==> flow/design.v <==
module uart_rx
  #(parameter CLKS_PER_BIT = 104)
  (
   input        i_Clock,
   input        i_Rst,
   input        i_Rx_Serial,
   output reg [15:0] o_Rx_Byte,
  output reg square_wave,
  output reg pin1,
  output  reg pin2
  );
  parameter s_IDLE         = 3'b000;
  parameter s_RX_START_BIT = 3'b001;
  parameter s_RX_DATA_BITS = 3'b010;
  parameter s_RX_STOP_BIT  = 3'b011;
  parameter s_CLEANUP      = 3'b100;
  reg  [7:0] data_check;
  reg [7:0] first_8bit;
  reg [7:0] second_8bit;
  reg           r_Rx_Data_R;
  reg           r_Rx_Data;
  reg [15:0]     r_Clock_Count;
  reg [4:0]     r_Bit_Index;  
  reg [15:0]     r_Rx_Byte;
  reg [2:0]     r_SM_Main;
wire [60:0] distZ = 61'hFFFFFFFFFFFFFF;
reg [23:0] counter;
reg toggle;
reg toggle_n;
wire [23:0] store;
wire [15:0] distA;
reg [15:0] distB;
reg stop;
reg [15:0] rpm;
assign distA =40*distZ;
assign store = (rpm == 16'd0) ? 24'hFFFFFF : (18 * 100000)/ rpm;
  always @(posedge i_Clock)
    begin
    if (i_Rst)
    begin
      r_Rx_Data_R <= 1'b1;
      r_Rx_Data   <= 1'b1;
      o_Rx_Byte   <= 16'd0;
      rpm         <= 16'd0;
      counter     <= 24'd0;
      toggle      <= 1'b1;
      distB       <= 16'd0;
      stop        <= 1'b0;
      square_wave <= 1'b1;
      pin1        <= 1'b0;
      pin2        <= 1'b0;
    end
    else
    begin
      r_Rx_Data_R <= i_Rx_Serial;
      r_Rx_Data   <= i_Rx_Serial;
     o_Rx_Byte[15:8] <= second_8bit;
     o_Rx_Byte[7:0] <= first_8bit;
     rpm <= {second_8bit, first_8bit};
toggle_n = toggle;
if (stop==0)
begin
counter <= counter + 1;
if (counter >= store )
begin
toggle_n = ~toggle;
toggle <= toggle_n;
counter<=0;
if (second_8bit[7] == 0)
begin
pin1 <= 0;
pin2 <= 1;
end
else
begin
pin1 <= 1;
pin2 <= 0;
end
if (toggle_n==0)
begin
distB <= distB +1;
end
end
if (distB ==distA)
begin
stop <= 1;
end
else
begin
square_wave <= toggle_n;
end
end
end
end
always @(posedge i_Clock)
begin
    if (i_Rst)
    begin
      r_SM_Main     <= s_IDLE;
      r_Clock_Count <= 16'd0;
      r_Bit_Index   <= 5'd0;
      r_Rx_Byte     <= 16'd0;
      data_check    <= 8'h00;
      first_8bit    <= 8'h00;
      second_8bit   <= 8'h00;
    end
    else
      case (r_SM_Main)
        s_IDLE :
          begin
            r_Clock_Count <= 0;
            r_Bit_Index   <= 0;
            if (r_Rx_Data == 1'b0)           
              r_SM_Main <= s_RX_START_BIT;
            else
              r_SM_Main <= s_IDLE;
          end
        s_RX_START_BIT :
          begin
            if (r_Clock_Count == (CLKS_PER_BIT-1)/2)
              begin
                if (r_Rx_Data == 1'b0)
                  begin
                    r_Clock_Count <= 0;   
                    r_SM_Main     <= s_RX_DATA_BITS;
                  end
                else
                  r_SM_Main <= s_IDLE;
              end
            else
              begin
                r_Clock_Count <= r_Clock_Count + 1;
                r_SM_Main     <= s_RX_START_BIT;
              end
          end  
        s_RX_DATA_BITS :
          begin
            if (r_Clock_Count < CLKS_PER_BIT-1)
              begin
                r_Clock_Count <= r_Clock_Count + 1;
                r_SM_Main     <= s_RX_DATA_BITS;
              end
            else
              begin
                r_Clock_Count          <= 0;
                r_Rx_Byte[r_Bit_Index] <= r_Rx_Data;
                if (r_Bit_Index < 8)
                  begin
                    r_Bit_Index <= r_Bit_Index + 1;
                    r_SM_Main   <= s_RX_DATA_BITS;
                  end
                else
                  begin
						 if (data_check == 8'h01)
						 begin
                   first_8bit <= r_Rx_Byte[7:0];
						 data_check <= 8'h00;
						 end
						 if (data_check == 8'h00)
						 begin
					second_8bit <= r_Rx_Byte[7:0];
						 data_check <= 8'h01;
						 end
                    r_Bit_Index <= 0;
                    r_SM_Main   <= s_RX_STOP_BIT;
                  end
              end
          end  
        s_RX_STOP_BIT :
          begin
            if (r_Clock_Count < CLKS_PER_BIT-1)
              begin
                r_Clock_Count <= r_Clock_Count + 1;
                r_SM_Main     <= s_RX_STOP_BIT;
              end
            else
              begin
                r_Clock_Count <= 0;
                r_SM_Main     <= s_CLEANUP;
              end
          end  
        s_CLEANUP :
          begin
            r_SM_Main <= s_IDLE;
          end
        default :
          r_SM_Main <= s_IDLE;
      endcase
    end
endmodule  
== Reports on uart_rx ==
Tool output for the design above, in the order of the flow.
Lines are those of the file above, counted from 1.
Cell names lack the library's common part.
A cell with n/a has no value.
Inputs
  top: uart_rx
  clock port: i_Clock
  standard-cell library: sky130hd
  corner: tt_025C_1v80

== After elaboration ==
Source: Yosys, flattened and elaborated, memories not mapped. Widths are those after wreduce. Registers that Yosys merges into a memory's read port (data or address) are not register bits. Print and check cells do not count. Equal cells are merged and count once.
Bit counts
  output and inout bits: 19
  memories kept: 0
  memory bits (read-only): 0
  elaborated cells: 84
  memory bits (writable): 0
  word width x clocked read ports: 0
  bits in latches: 0
  bits in registers: 142
  bits of input ports: 3
Cells by class
  div/mod/pow operators: 1
  bitwise logic cells: 8
  reductions and logical operators: 16
  eq/ne operators: 8
  multiplexer cells: 23
  $add $sub $neg: 5
  magnitude comparators: 3
  $mul: 0
  shift operators: 2
Operators with widths (number)
  21-bit by 16-bit divider with 32-bit output with constant A: 1
  16-bit case mux with 3-bit select: 1
  24-bit 2-to-1 mux: 2
  16-bit 2-to-1 mux: 3
  16-bit by 1-bit adder with 16-bit output with constant B: 2
  24-bit by 1-bit adder with 24-bit output with constant B: 1
  24-bit greater-or-equal comparator: 1
  1-bit by 6-bit variable shift with 16-bit output: 1
  1-bit by 6-bit variable shift with 16-bit output with constant A: 1
  16-bit == test with constant B: 1
  16-bit bitwise AND: 1
  16-bit bitwise OR: 1
  16-bit by 6-bit == test with 1-bit output with constant B: 1
  16-bit by 7-bit less-than comparator with 1-bit output with constant B: 1
  16-bit NOT: 1
  16-bit zero test: 1
  8-bit 2-to-1 mux: 2
  4-bit AND reduction: 3
  3-bit case mux with 4-bit select: 1
  2-bit AND reduction: 5
  5-bit case mux with 2-bit select: 1
  5-bit 2-to-1 mux: 2
  8-bit by 1-bit == test with 1-bit output with constant B: 1
  8-bit zero test: 1
  1-bit 2-to-1 mux: 8
  3-bit by 2-bit == test with 1-bit output with constant B: 2
  5-bit negator with 6-bit output: 1
  1-bit NOT: 5
Other operator kinds: 12; their cells: 14.

== Longest topological paths ==
Yosys ltp: most cells in a row. Word level: on the elaborated netlist, between registers, memories and ports. Mapped: between sequential cells and ports; inverters and the memories' decode and read muxes count.
Logic depth
  depth after elaboration: 5
  ABC_AREA: 1
  gate-level depth with buffers: 543
  depth with buffers taken out: 494

== Netlist ==
Source: synth_stat.txt of the flow (Yosys; design flattened, memories mapped). It holds for the ABC_AREA given above (unset counts as 0); a run with the other value may have another netlist.
The area totals of this step are shown rounded.
Mapped netlist
  chip area (Yosys): 29100 µm²
  mapped cells: 4924
  mapped flip-flops: 114
  buffer cells: 98
  area of sequential cells: 2280 µm²
Cells by type
  ha_1: number 392, area in all 4.9E+03 µm²
  nand2_1: number 1156, area in all 4.34E+03 µm²
  inv_1: number 618, area in all 2.32E+03 µm²
  dfxtp_1: number 114, area in all 2.28E+03 µm²
  a21oi_1: number 432, area in all 2.16E+03 µm²
  xor2_1: number 221, area in all 1.94E+03 µm²
  o21ai_0: number 378, area in all 1.89E+03 µm²
  nand3_1: number 331, area in all 1.66E+03 µm²
  nor2_1: number 389, area in all 1460.15 µm²
  xnor2_1: number 109, area in all 954.666 µm²
  nand4_1: number 88, area in all 550.528 µm²
  o21bai_1: number 52, area in all 390.374 µm²
  o21ai_1: number 72, area in all 360.346 µm²
  nand3_2: number 29, area in all 290.278 µm²
  nor3_1: number 57, area in all 285.274 µm²
  nand2_2: number 40, area in all 250.24 µm²
  clkbuf_1: number 65, area in all 243.984 µm²
  nor2_4: number 19, area in all 213.955 µm²
Not listed: further types 50, cells in them 362.

== Timing after synthesis ==
OpenSTA on the mapped netlist: ideal clock, no wires. The path of least setup slack (recovery checks aside). Input and output delay are each 20% of the period. Register names are those of the netlist, which keeps one name where synthesis merged equal registers.
Timing post-synthesis
  kind: reg2reg
  from: register (no name shown)
  to: register distB[15]
  library setup time: 119 ps
  delay of the path: 69916 ps
  launch time at the first pin: 0 ps
  stages: 524
  data required time: 99881 ps
  period: 100000 ps
  path buffers: 54
  arrival: 69797 ps
  setup slack: 30084 ps
  synthesis period reached: 69916 ps
"delay of the path" is the arrival time less input delay plus setup time.
"stages" counts driving pins, that of a launching flip-flop among them; a cell with two outputs on the path counts twice.
"synthesis period reached" is the clock period less the worst setup slack; recovery checks do not enter. This is arithmetic on one report: input and output delays are still those of the set period (20% each).
On the way, post-synthesis
  cells stage by stage: dfxtp_1 buf_4 inv_2 buf_6 buf_2 clkbuf_1 buf_1 ha_1 nand3_1 nor2_1 nand2_1 nor2_1 ha_1 a21oi_1 inv_1 nand4_1 nand2_1 nand2_1 [488 not listed] o211ai_1 a21oi_1 o2111ai_1 nand2_1 nor2_1 inv_1 nor4_1 inv_1 nor2_1 nand2_1 nor2_1 nand2_1 inv_1 nand3_1 nor2_1 nand2_1 o21ai_0 a21oi_1
RTL lines, path post-synthesis
  to (assign): RTL line 47  | distB       <= 16'd0;
  to (assign): RTL line 81  | distB <= distB +1;
  to (decl): RTL line 32  | reg [15:0] distB;
Chain of elaborated cells between the ends: none given.

== Path in the finished layout ==
From the final timing report of run A: the path of least setup slack in the routed layout; clock arrival at registers is part of the times.
The path's times are printed in steps of 10 ps; the period is the one set.
Timing post-layout
  kind: reg2reg
  from: register (no name shown)
  to: register distB[15]
  arrival: 89030 ps
  setup slack: 34270 ps
  period: 123000 ps
  path buffers: 54
  data required time: 123300 ps
  library setup time: 110 ps
  launch time at the first pin: 420 ps
  stages: 519
On the way, post-layout
  cells stage by stage: dfxtp_1 buf_4 inv_2 buf_6 buf_2 clkbuf_1 buf_1 ha_1 nand3_1 nor2_1 nand2_1 nor2_1 ha_1 a21oi_1 inv_1 nand4_1 nand2_1 nand2_1 [483 not listed] o211ai_1 a21oi_1 o2111ai_1 nand2_1 nor2_1 inv_1 nor4_1 inv_1 nor2_1 nand2_1 nor2_1 nand2_1 inv_1 nand3_1 nor2_1 nand2_1 o21ai_0 a21oi_1
RTL lines, path post-layout
  to (assign): RTL line 47  | distB       <= 16'd0;
  to (assign): RTL line 81  | distB <= distB +1;
  to (decl): RTL line 32  | reg [15:0] distB;
Chain of elaborated cells between the ends: none given.

--- measured runs ---
5 stored runs of uart_rx in the flow (synthesis by Yosys, layout by OpenROAD, sky130hd cells), in arbitrary order. Constraints: input delay and output delay 20% of the set period each, output load 0.01 pF.
"achieved clock period" = clock period - worst setup slack. The figure is calculated, with input and output delays left at 20% of the set period.
By "worst setup path time" is meant the share of the clock period that the worst setup path is allowed (20% is reserved at inputs, 20% at outputs), minus its slack. Clock arrival times at its registers enter into it.
"worst setup path time" is known to 10 ps.
Values from the reports are rounded here.
[run A] settings: ABC_AREA=1, CAP_MARGIN=5, CORE_ASPECT_RATIO=1.44, CORE_UTILIZATION=48, CTS_CLUSTER_SIZE=88, GPL_TIMING_DRIVEN=0, PLACE_DENSITY=0.55, SLEW_MARGIN=10, period_ns=123.0, CORE_MARGIN=2
[run A] result: chip area after synthesis (Yosys) 29100 µm², die area 62600 µm², standard-cell area of the final layout 31200 µm², utilization 51.9%, worst setup slack after layout 34300 ps, total negative slack 0 ps, worst hold slack 425 ps, achieved clock period 88726 ps, worst setup path time 88730 ps, worst setup path kind reg2reg
[run B] settings: ABC_AREA=1, CAP_MARGIN=5, CELL_PAD_IN_SITES_GLOBAL_PLACEMENT=3, CORE_ASPECT_RATIO=1.44, CORE_UTILIZATION=48, CTS_CLUSTER_SIZE=88, GPL_ROUTABILITY_DRIVEN=1, GPL_TIMING_DRIVEN=1, MAX_ROUTING_LAYER=met4, PLACE_DENSITY=0.55, SLEW_MARGIN=10, period_ns=123.0, CORE_MARGIN=2
[run B] result: did not finish, placement stopped with GPL-0301
[run C] settings: CORE_UTILIZATION=54, period_ns=152.0, CAP_MARGIN=20, CORE_MARGIN=2, SLEW_MARGIN=20
[run C] result: chip area after synthesis (Yosys) 30000 µm², die area 57400 µm², standard-cell area of the final layout 31600 µm², utilization 57.4%, worst setup slack after layout 54600 ps, total negative slack 0 ps, worst hold slack 428 ps, achieved clock period 97446 ps, worst setup path time 97450 ps, worst setup path kind reg2reg
[run D] settings: period_ns=100.0, CAP_MARGIN=20, CORE_MARGIN=2, CORE_UTILIZATION=40, SLEW_MARGIN=20
[run D] result: chip area after synthesis (Yosys) 30000 µm², die area 77200 µm², standard-cell area of the final layout 32100 µm², utilization 43.1%, worst setup slack after layout 8920 ps, total negative slack 0 ps, worst hold slack 416 ps, achieved clock period 91084 ps, worst setup path time 91080 ps, worst setup path kind reg2reg
[run E] settings: ABC_AREA=0, CAP_MARGIN=0, CORE_UTILIZATION=49, CTS_CLUSTER_DIAMETER=50, GPL_ROUTABILITY_DRIVEN=0, GPL_TIMING_DRIVEN=1, MAX_ROUTING_LAYER=met5, PLACE_DENSITY=0.54, SETUP_SLACK_MARGIN=3.75, SLEW_MARGIN=30, period_ns=58.2, CORE_MARGIN=2
[run E] result: chip area after synthesis (Yosys) 30000 µm², die area 63200 µm², standard-cell area of the final layout 53400 µm², utilization 88.3%, worst setup slack after layout -19400 ps, total negative slack -840000 ps, worst hold slack 432 ps, achieved clock period 77577 ps, worst setup path time 77580 ps, worst setup path kind reg2reg
--- end ---
